==> flow/design.v <==
module mult32x32_fast_arith (
    input logic clk,              
    input logic reset,            
    input logic [31:0] a,         
    input logic [31:0] b,         
    input logic [1:0] a_sel,      
    input logic b_sel,            
    input logic [2:0] shift_sel,  
    input logic upd_prod,         
    input logic clr_prod,         
    output logic a_msb_is_0,      
    output logic b_msw_is_0,      
    output logic [63:0] product   
);
    logic [7:0] a_out;
    logic [15:0] b_out;
    logic [24:0] multi_out;
    logic [63:0] shift_out;
    logic [63:0] adder_out;
    logic [63:0] ff_out;
    assign a_msb_is_0 = ~|a[31:24];  
    assign b_msw_is_0 = ~|b[31:16];  
    always_comb begin
        case (a_sel)
            2'd0: a_out = a[7:0];
            2'd1: a_out = a[15:8];
            2'd2: a_out = a[23:16];
            2'd3: a_out = a[31:24];
            default: a_out = 8'd0;
        endcase
    end
    always_comb begin
        case (b_sel)
            1'b0: b_out = b[15:0];
            1'b1: b_out = b[31:16];
            default: b_out = 16'd0;
        endcase
    end
    always_comb begin
        multi_out = b_out * a_out;
    end
    always_comb begin
        case (shift_sel)
            3'd0: shift_out = multi_out << 0;
            3'd1: shift_out = multi_out << 8;
            3'd2: shift_out = multi_out << 16;
            3'd3: shift_out = multi_out << 24;
            3'd4: shift_out = multi_out << 32;
            3'd5: shift_out = multi_out << 40;
            default: shift_out = 64'd0;
        endcase
    end
    always_comb begin
        adder_out = shift_out + ff_out;
    end
    always_ff @(posedge clk or posedge reset) begin
        if (reset) begin
            ff_out <= '0;
        end else begin
            if (clr_prod) begin
                ff_out <= '0;
            end else if (upd_prod) begin
                ff_out <= adder_out;
            end 
        end 
    end
   assign product = ff_out;
endmodule
module mult32x32_fast_fsm (
    input logic clk,               
    input logic reset,             
    input logic start,             
    input logic a_msb_is_0,        
    input logic b_msw_is_0,        
    output logic busy,             
    output logic [1:0] a_sel,      
    output logic b_sel,            
    output logic [2:0] shift_sel,  
    output logic upd_prod,         
    output logic clr_prod          
);
    typedef enum {
        idle_st,
        a0_b0_st,
        a1_b0_st,
        a2_b0_st,
        a3_b0_st,
        a0_b1_st,
        a1_b1_st,
        a2_b1_st,
        a3_b1_st
      } sm_type;
    sm_type current_state;
    sm_type next_state;
    always_ff @(posedge clk, posedge reset) begin
        if (reset == 1'b1) begin
            current_state <= idle_st;
        end
        else begin
            current_state <= next_state;
        end
    end
    always_comb begin
        next_state = current_state;
        busy = 1'b1;
        a_sel = 2'b00;
        b_sel = 1'b0;
        shift_sel = 3'b000;  
        upd_prod = 1'b1;
        clr_prod = 1'b0;
        case (current_state)
            idle_st: begin
                busy = 1'b0;
                if (start == 1'b1) begin
                    next_state = a0_b0_st;
                    upd_prod = 1'b0;
                    clr_prod = 1'b1;
                end
                else begin
                    upd_prod = 1'b0;
                    clr_prod = 1'b0;
                end
            end
            a0_b0_st: begin
                next_state = a1_b0_st;
                shift_sel = 3'b000;  
            end
            a1_b0_st: begin
                next_state = a2_b0_st;
                a_sel = 2'b01;
                shift_sel = 3'b001;  
            end
            a2_b0_st: begin
                a_sel = 2'b10;
                shift_sel = 3'b010;  
                if (a_msb_is_0 == 1'b1) begin
                    if (b_msw_is_0 == 1'b1) begin
                        next_state = idle_st;
                    end
                    else begin
                        next_state = a0_b1_st;
                    end
                end
                else begin
                    next_state = a3_b0_st;
                end
            end
            a3_b0_st: begin
                a_sel = 2'b11;
                shift_sel = 3'b011;  
                if (b_msw_is_0 == 1'b1) begin
                    next_state = idle_st;
                end
                else begin
                    next_state = a0_b1_st;
                end
            end
            a0_b1_st: begin
                next_state = a1_b1_st;
                a_sel = 2'b00;
                b_sel = 1'b1;
                shift_sel = 3'b010;  
            end
            a1_b1_st: begin
                next_state = a2_b1_st;
                a_sel = 2'b01;
                b_sel = 1'b1;
                shift_sel = 3'b011;  
            end
            a2_b1_st: begin
                a_sel = 2'b10;
                b_sel = 1'b1;
                shift_sel = 3'b100;  
                if (a_msb_is_0 == 1'b1) begin
                    next_state = idle_st;
                end
                else begin
                    next_state = a3_b1_st;
                end
            end
            a3_b1_st: begin
                a_sel = 2'b11;
                b_sel = 1'b1;
                shift_sel = 3'b101;  
                busy = 1'b1;
                if (start == 0) begin
                    next_state = idle_st;
                end
                else begin
                    next_state = a0_b0_st;
                    upd_prod = 1'b0;
                    clr_prod = 1'b1;
                end
            end
        endcase
    end
endmodule
module mult32x32_fast (
    input logic clk,             
    input logic reset,           
    input logic start,           
    input logic [31:0] a,        
    input logic [31:0] b,        
    output logic busy,           
    output logic [63:0] product  
);
    logic [1:0] a_sel;
    logic b_sel;
    logic [2:0] shift_sel;
    logic upd_prod;
    logic clr_prod;
    logic a_msb_is_0;
    logic b_msw_is_0;
    mult32x32_fast_fsm f_fsm_m(
        .clk(clk),
        .reset(reset),
        .start(start),
        .busy(busy),
        .a_sel(a_sel),
        .b_sel(b_sel),
        .shift_sel(shift_sel),
        .upd_prod(upd_prod),
        .clr_prod(clr_prod),
        .a_msb_is_0(a_msb_is_0),
        .b_msw_is_0(b_msw_is_0)
    );
    mult32x32_fast_arith f_arith_m(
        .clk(clk),
        .reset(reset),
        .a(a),
        .b(b),
        .a_sel(a_sel),
        .b_sel(b_sel),
        .shift_sel(shift_sel),
        .upd_prod(upd_prod),
        .clr_prod(clr_prod),
        .a_msb_is_0(a_msb_is_0),
        .b_msw_is_0(b_msw_is_0),
        .product(product)
    );
endmodule
From RTL to reports: mult32x32_fast
What the tools print for mult32x32_fast, step after step.
Lines are those of the file above, counted from 1.
Library cell names are shortened.
{"block": "design", "top_module": "mult32x32_fast", "clock_port": "clk", "lib": "sky130hd", "pvt_corner": "tt_025C_1v80"}

After elaboration
Source: Yosys, flattened and elaborated, memories not mapped. Widths are those after wreduce. Registers that Yosys merges into a memory's read port (data or address) are not register bits. Print and check cells do not count.
{"block": "bits", "inputBits": 67, "out_inout_bits": 65, "register_bits": 96, "wordCells": 56}
{"block": "op_classes", "muxes": 19, "n_reduce_logical": 15, "addsub": 1, "n_eq": 17, "logic": 1, "mul": 1}
{"block": "ops", "cell": "64-bit parallel mux with 6-bit select", "count": 1}
{"block": "ops", "cell": "32-bit parallel mux with 9-bit select", "count": 1}
{"block": "ops", "cell": "16-bit by 8-bit multiplier with 24-bit output", "count": 1}
{"block": "ops", "cell": "32-bit by 3-bit equality test with 1-bit output (second input constant)", "count": 4}
{"block": "ops", "cell": "64-bit two-way mux", "count": 2}
{"block": "ops", "cell": "32-bit by 2-bit equality test with 1-bit output (second input constant)", "count": 2}
{"block": "ops", "cell": "64-bit adder", "count": 1}
{"block": "ops", "cell": "32-bit two-way mux", "count": 2}
{"block": "ops", "cell": "32-bit by 1-bit equality test with 1-bit output (second input constant)", "count": 1}
{"block": "ops", "cell": "32-bit by 4-bit equality test with 1-bit output (second input constant)", "count": 1}
{"block": "ops", "cell": "32-bit zero test", "count": 1}
{"block": "ops", "cell": "16-bit parallel mux with 2-bit select", "count": 1}
{"block": "ops", "cell": "8-bit parallel mux with 4-bit select", "count": 1}
{"block": "ops", "cell": "16-bit OR reduction", "count": 1}
{"block": "ops", "cell": "3-bit parallel mux with 5-bit select", "count": 1}
{"block": "ops", "cell": "2-bit OR reduction", "count": 6}
{"block": "ops", "cell": "9-bit nonzero test", "count": 1}
{"block": "ops", "cell": "8-bit OR reduction", "count": 1}
{"block": "ops", "cell": "3-bit by 2-bit equality test with 1-bit output (second input constant)", "count": 2}
{"block": "ops", "cell": "3-bit equality test (second input constant)", "count": 2}
{"block": "ops", "cell": "2-bit parallel mux with 3-bit select", "count": 1}
{"block": "ops", "cell": "1-bit two-way mux", "count": 6}
{"block": "ops", "cell": "2-bit equality test (second input constant)", "count": 2}
{"block": "ops", "cell": "4-bit OR reduction", "count": 1}
{"block": "ops", "cell": "4-bit two-way mux", "count": 1}
{"block": "ops", "cell": "3-bit by 1-bit equality test with 1-bit output (second input constant)", "count": 1}
{"block": "ops", "cell": "3-bit zero test", "count": 1}
{"block": "ops", "cell": "3-bit two-way mux", "count": 1}
Other operator kinds: 7; their cells: 7.

Depth
Yosys ltp: most cells in a row. Word level: on the elaborated netlist, between registers, memories and ports. Mapped: between sequential cells and ports; inverters and the memories' decode and read muxes count.
{"block": "logic_depth", "depth_word": 10, "abc_area": 0, "depth_mapped": 39}

Synthesis result
Source: synth_stat.txt of the flow (Yosys; design flattened, memories mapped). It holds for the ABC_AREA given above (unset counts as 0); a run with the other value may have another netlist.
The area totals of this step are shown rounded.
{"block": "by_type", "type": "dfrtp_1", "count": 72, "type_area_um2": 1.8E+03}
{"block": "by_type", "type": "fa_1", "count": 85, "type_area_um2": 1.7E+03}
{"block": "by_type", "type": "ha_1", "count": 107, "type_area_um2": 1.34E+03}
{"block": "by_type", "type": "nor2_1", "count": 195, "type_area_um2": 731.952}
{"block": "by_type", "type": "nand2_1", "count": 143, "type_area_um2": 536.765}
{"block": "by_type", "type": "a21oi_1", "count": 99, "type_area_um2": 495.475}
{"block": "by_type", "type": "inv_1", "count": 121, "type_area_um2": 454.186}
{"block": "by_type", "type": "a22o_1", "count": 48, "type_area_um2": 420.403}
{"block": "by_type", "type": "xnor2_1", "count": 41, "type_area_um2": 359.094}
{"block": "by_type", "type": "xor2_1", "count": 37, "type_area_um2": 324.061}
{"block": "by_type", "type": "o21ai_0", "count": 58, "type_area_um2": 290.278}
{"block": "by_type", "type": "a21o_1", "count": 37, "type_area_um2": 277.766}
{"block": "by_type", "type": "mux2i_1", "count": 20, "type_area_um2": 200.192}
{"block": "by_type", "type": "clkbuf_1", "count": 41, "type_area_um2": 153.898}
{"block": "by_type", "type": "or2_2", "count": 20, "type_area_um2": 125.12}
{"block": "by_type", "type": "o21bai_1", "count": 16, "type_area_um2": 120.115}
{"block": "by_type", "type": "o22ai_1", "count": 18, "type_area_um2": 112.608}
{"block": "by_type", "type": "nand3_1", "count": 22, "type_area_um2": 110.106}
Other cell types: 62; their cells: 241.
{"block": "mapped", "yosys_area_um2": 11000, "mapped_cells": 1421, "ff_cells": 73}
By module: a second synthesis without flattening, with its own total; a netlist apart from the flattened one above.
{"block": "hier_totals", "cells_unflattened": 1499, "area_unflattened_um2": 12000}
Rows give one instance, submodules left out.
{"block": "modules", "module": "mult32x32_fast_arith", "n_inst": 1, "n_cells": 1471, "mod_area_um2": 11000}
{"block": "modules", "module": "mult32x32_fast_fsm", "n_inst": 1, "n_cells": 28, "mod_area_um2": 340}
{"block": "modules", "module": "mult32x32_fast", "n_inst": 1, "n_cells": 0, "mod_area_um2": 0.0}

Timing after synthesis
Path of least setup slack by OpenSTA after synthesis, without wires, with an ideal clock, recovery checks aside; 20% of the period is set as input and as output delay. Where synthesis merged equal registers, the netlist keeps one of their names.
{"block": "synth_path", "path_type": "input port to flip-flop", "from": "input port a[23]", "to": "register f_arith_m.ff_out[61]", "path_slack_ns": 0.108, "in_delay_ns": 1.900, "n_path_buf": 1, "stages": 33, "t_required_ns": 9.379, "arrival_ns": 9.271, "tclk_ns": 9.5, "path_delay_ns": 7.492, "setup_ns": 0.121, "synth_period_reached_ns": 9.392}
"path_delay_ns" is the arrival time less input delay plus setup time.
"stages" counts driving pins, that of a launching flip-flop among them; a cell with two outputs on the path counts twice.
"synth_period_reached_ns" is the clock period less the worst setup slack; recovery checks do not enter. This is arithmetic on one report: input and output delays are still those of the set period (20% each).
The rows between start and end are the longest chain of elaborated cells between them; the timing report does not say that the signal goes this way. Where chains are equally long, one stands for them.
A line is the first line of the expression or statement that the cell stems from. Yosys adds cells for indexed reads and writes and turns some case tables into memories.
A register here has more assigning lines than the two given.
{"block": "synth_via", "cell_sequence": "nand2_1 -> nand2_1 -> o21ai_1 -> clkbuf_1 -> nor2_1 -> fa_1 -> fa_1 -> fa_1 -> inv_1 -> fa_1 -> inv_1 -> ha_1 -> a21oi_1 -> o21ai_1 -> a221oi_1 -> o31ai_1 -> a21oi_1 -> or4_1 -> o211a_1 -> nand2_1 -> o211ai_1 -> and3_1 -> ha_1 -> nand2_1 -> or4_4 -> o21bai_1 -> o22ai_2 -> o31ai_1 -> nand2_2 -> a31oi_4 -> o41ai_2 -> xor2_1 -> a22o_1", "elab_chain_len": 6}
{"block": "synth_rtl", "element": "start: declaration", "line_no": 202, "source": "input logic [31:0] a,"}
{"block": "synth_rtl", "element": "8-bit parallel mux with 4-bit select", "line_no": 24, "source": "case (a_sel)"}
{"block": "synth_rtl", "element": "16-bit by 8-bit multiplier with 24-bit output", "line_no": 40, "source": "multi_out = b_out * a_out;"}
{"block": "synth_rtl", "element": "64-bit parallel mux with 6-bit select", "line_no": 43, "source": "case (shift_sel)"}
{"block": "synth_rtl", "element": "64-bit adder", "line_no": 54, "source": "adder_out = shift_out + ff_out;"}
{"block": "synth_rtl", "element": "64-bit two-way mux", "line_no": 62, "source": "end else if (upd_prod) begin"}
{"block": "synth_rtl", "element": "64-bit two-way mux", "line_no": 60, "source": "if (clr_prod) begin"}
{"block": "synth_rtl", "element": "end: assignment", "line_no": 61, "source": "ff_out <= '0;"}
{"block": "synth_rtl", "element": "end: assignment", "line_no": 63, "source": "ff_out <= adder_out;"}
{"block": "synth_rtl", "element": "end: declaration", "line_no": 20, "source": "logic [63:0] ff_out;"}

Timing after layout
From the final timing report of flow run A: the path of least setup slack in the routed layout; clock arrival at registers is part of the times.
{"block": "layout_path", "path_type": "input port to flip-flop", "from": "input port a[30]", "to": "register f_arith_m.ff_out[61]", "stages": 32, "arrival_ns": 12.74, "tclk_ns": 15.7, "n_path_buf": 1, "in_delay_ns": 3.14, "path_slack_ns": 3.20, "t_required_ns": 15.94, "setup_ns": 0.11}
The rows between start and end are the longest chain of elaborated cells between them; the timing report does not say that the signal goes this way. Where chains are equally long, one stands for them.
A register here has more assigning lines than the two given.
{"block": "layout_via", "cell_sequence": "clkdlybuf4s50_1 -> nand2_1 -> nand2_1 -> o21ai_1 -> or2_2 -> fa_1 -> fa_1 -> inv_1 -> fa_1 -> inv_1 -> fa_1 -> inv_1 -> ha_1 -> o21ai_0 -> o21ai_0 -> a221oi_1 -> o31ai_1 -> a21oi_1 -> o21ba_2 -> xnor2_1 -> nand2_1 -> a311oi_1 -> ha_1 -> nand4_2 -> or4_4 -> a211oi_1 -> o31ai_1 -> nand2_2 -> a31oi_4 -> o41ai_2 -> xor2_1 -> a22o_1", "elab_chain_len": 6}
{"block": "layout_rtl", "element": "start: declaration", "line_no": 202, "source": "input logic [31:0] a,"}
{"block": "layout_rtl", "element": "8-bit parallel mux with 4-bit select", "line_no": 24, "source": "case (a_sel)"}
{"block": "layout_rtl", "element": "16-bit by 8-bit multiplier with 24-bit output", "line_no": 40, "source": "multi_out = b_out * a_out;"}
{"block": "layout_rtl", "element": "64-bit parallel mux with 6-bit select", "line_no": 43, "source": "case (shift_sel)"}
{"block": "layout_rtl", "element": "64-bit adder", "line_no": 54, "source": "adder_out = shift_out + ff_out;"}
{"block": "layout_rtl", "element": "64-bit two-way mux", "line_no": 62, "source": "end else if (upd_prod) begin"}
{"block": "layout_rtl", "element": "64-bit two-way mux", "line_no": 60, "source": "if (clr_prod) begin"}
{"block": "layout_rtl", "element": "end: assignment", "line_no": 61, "source": "ff_out <= '0;"}
{"block": "layout_rtl", "element": "end: assignment", "line_no": 63, "source": "ff_out <= adder_out;"}
{"block": "layout_rtl", "element": "end: declaration", "line_no": 20, "source": "logic [63:0] ff_out;"}

## Implementation results

Design mult32x32_fast on sky130hd. What follows are 3 stored runs of the flow, each under its own settings; their order means nothing. The constraints put input and output delay at 20% of the set period each and load the outputs with 0.01 pF.
"clock_period_reached_ns": clock period set for the run, less the worst setup slack. It is reckoned from that one timing run; input and output delays stay at 20% of the period that was set.
The measured numbers are rounded.

{"run": "flow run A", "settings": { "ABC_AREA": 0, "CAP_MARGIN": 0, "CORE_ASPECT_RATIO": 1.17, "CORE_UTILIZATION": 52, "CTS_CLUSTER_DIAMETER": 101, "MAX_ROUTING_LAYER": "met5", "TNS_END_PERCENT": 25, "period_ns": 15.7, "CORE_MARGIN": 2, "SLEW_MARGIN": 20 }, "results": { "post_synth_area_um2": 11000, "total_die_area_um2": 23000, "layout_stdcell_area_um2": 13000, "worstSetupSlack_ns": 3.2, "ws_hold_ns": 0.36, "clock_period_reached_ns": 12.505 }}
{"run": "flow run B", "settings": { "CAP_MARGIN": 20, "CORE_MARGIN": 3, "CORE_UTILIZATION": 40, "GPL_ROUTABILITY_DRIVEN": 1, "MIN_ROUTING_LAYER": "met1", "PLACE_DENSITY_LB_ADDON": 0.2, "SETUP_SLACK_MARGIN": 1.69, "SLEW_MARGIN": 25, "TNS_END_PERCENT": 30, "period_ns": 9.86 }, "results": { "post_synth_area_um2": 11000, "total_die_area_um2": 31000, "layout_stdcell_area_um2": 16000, "worstSetupSlack_ns": 0.74, "ws_hold_ns": 0.35, "clock_period_reached_ns": 9.116 }}
{"run": "flow run C", "settings": { "CORE_ASPECT_RATIO": 1.27, "MAX_ROUTING_LAYER": "met4", "period_ns": 11.0, "CAP_MARGIN": 20, "CORE_MARGIN": 2, "CORE_UTILIZATION": 40, "SLEW_MARGIN": 20 }, "results": { "post_synth_area_um2": 11000, "total_die_area_um2": 30000, "layout_stdcell_area_um2": 14000, "worstSetupSlack_ns": 0.53, "ws_hold_ns": 0.35, "clock_period_reached_ns": 10.467 }}
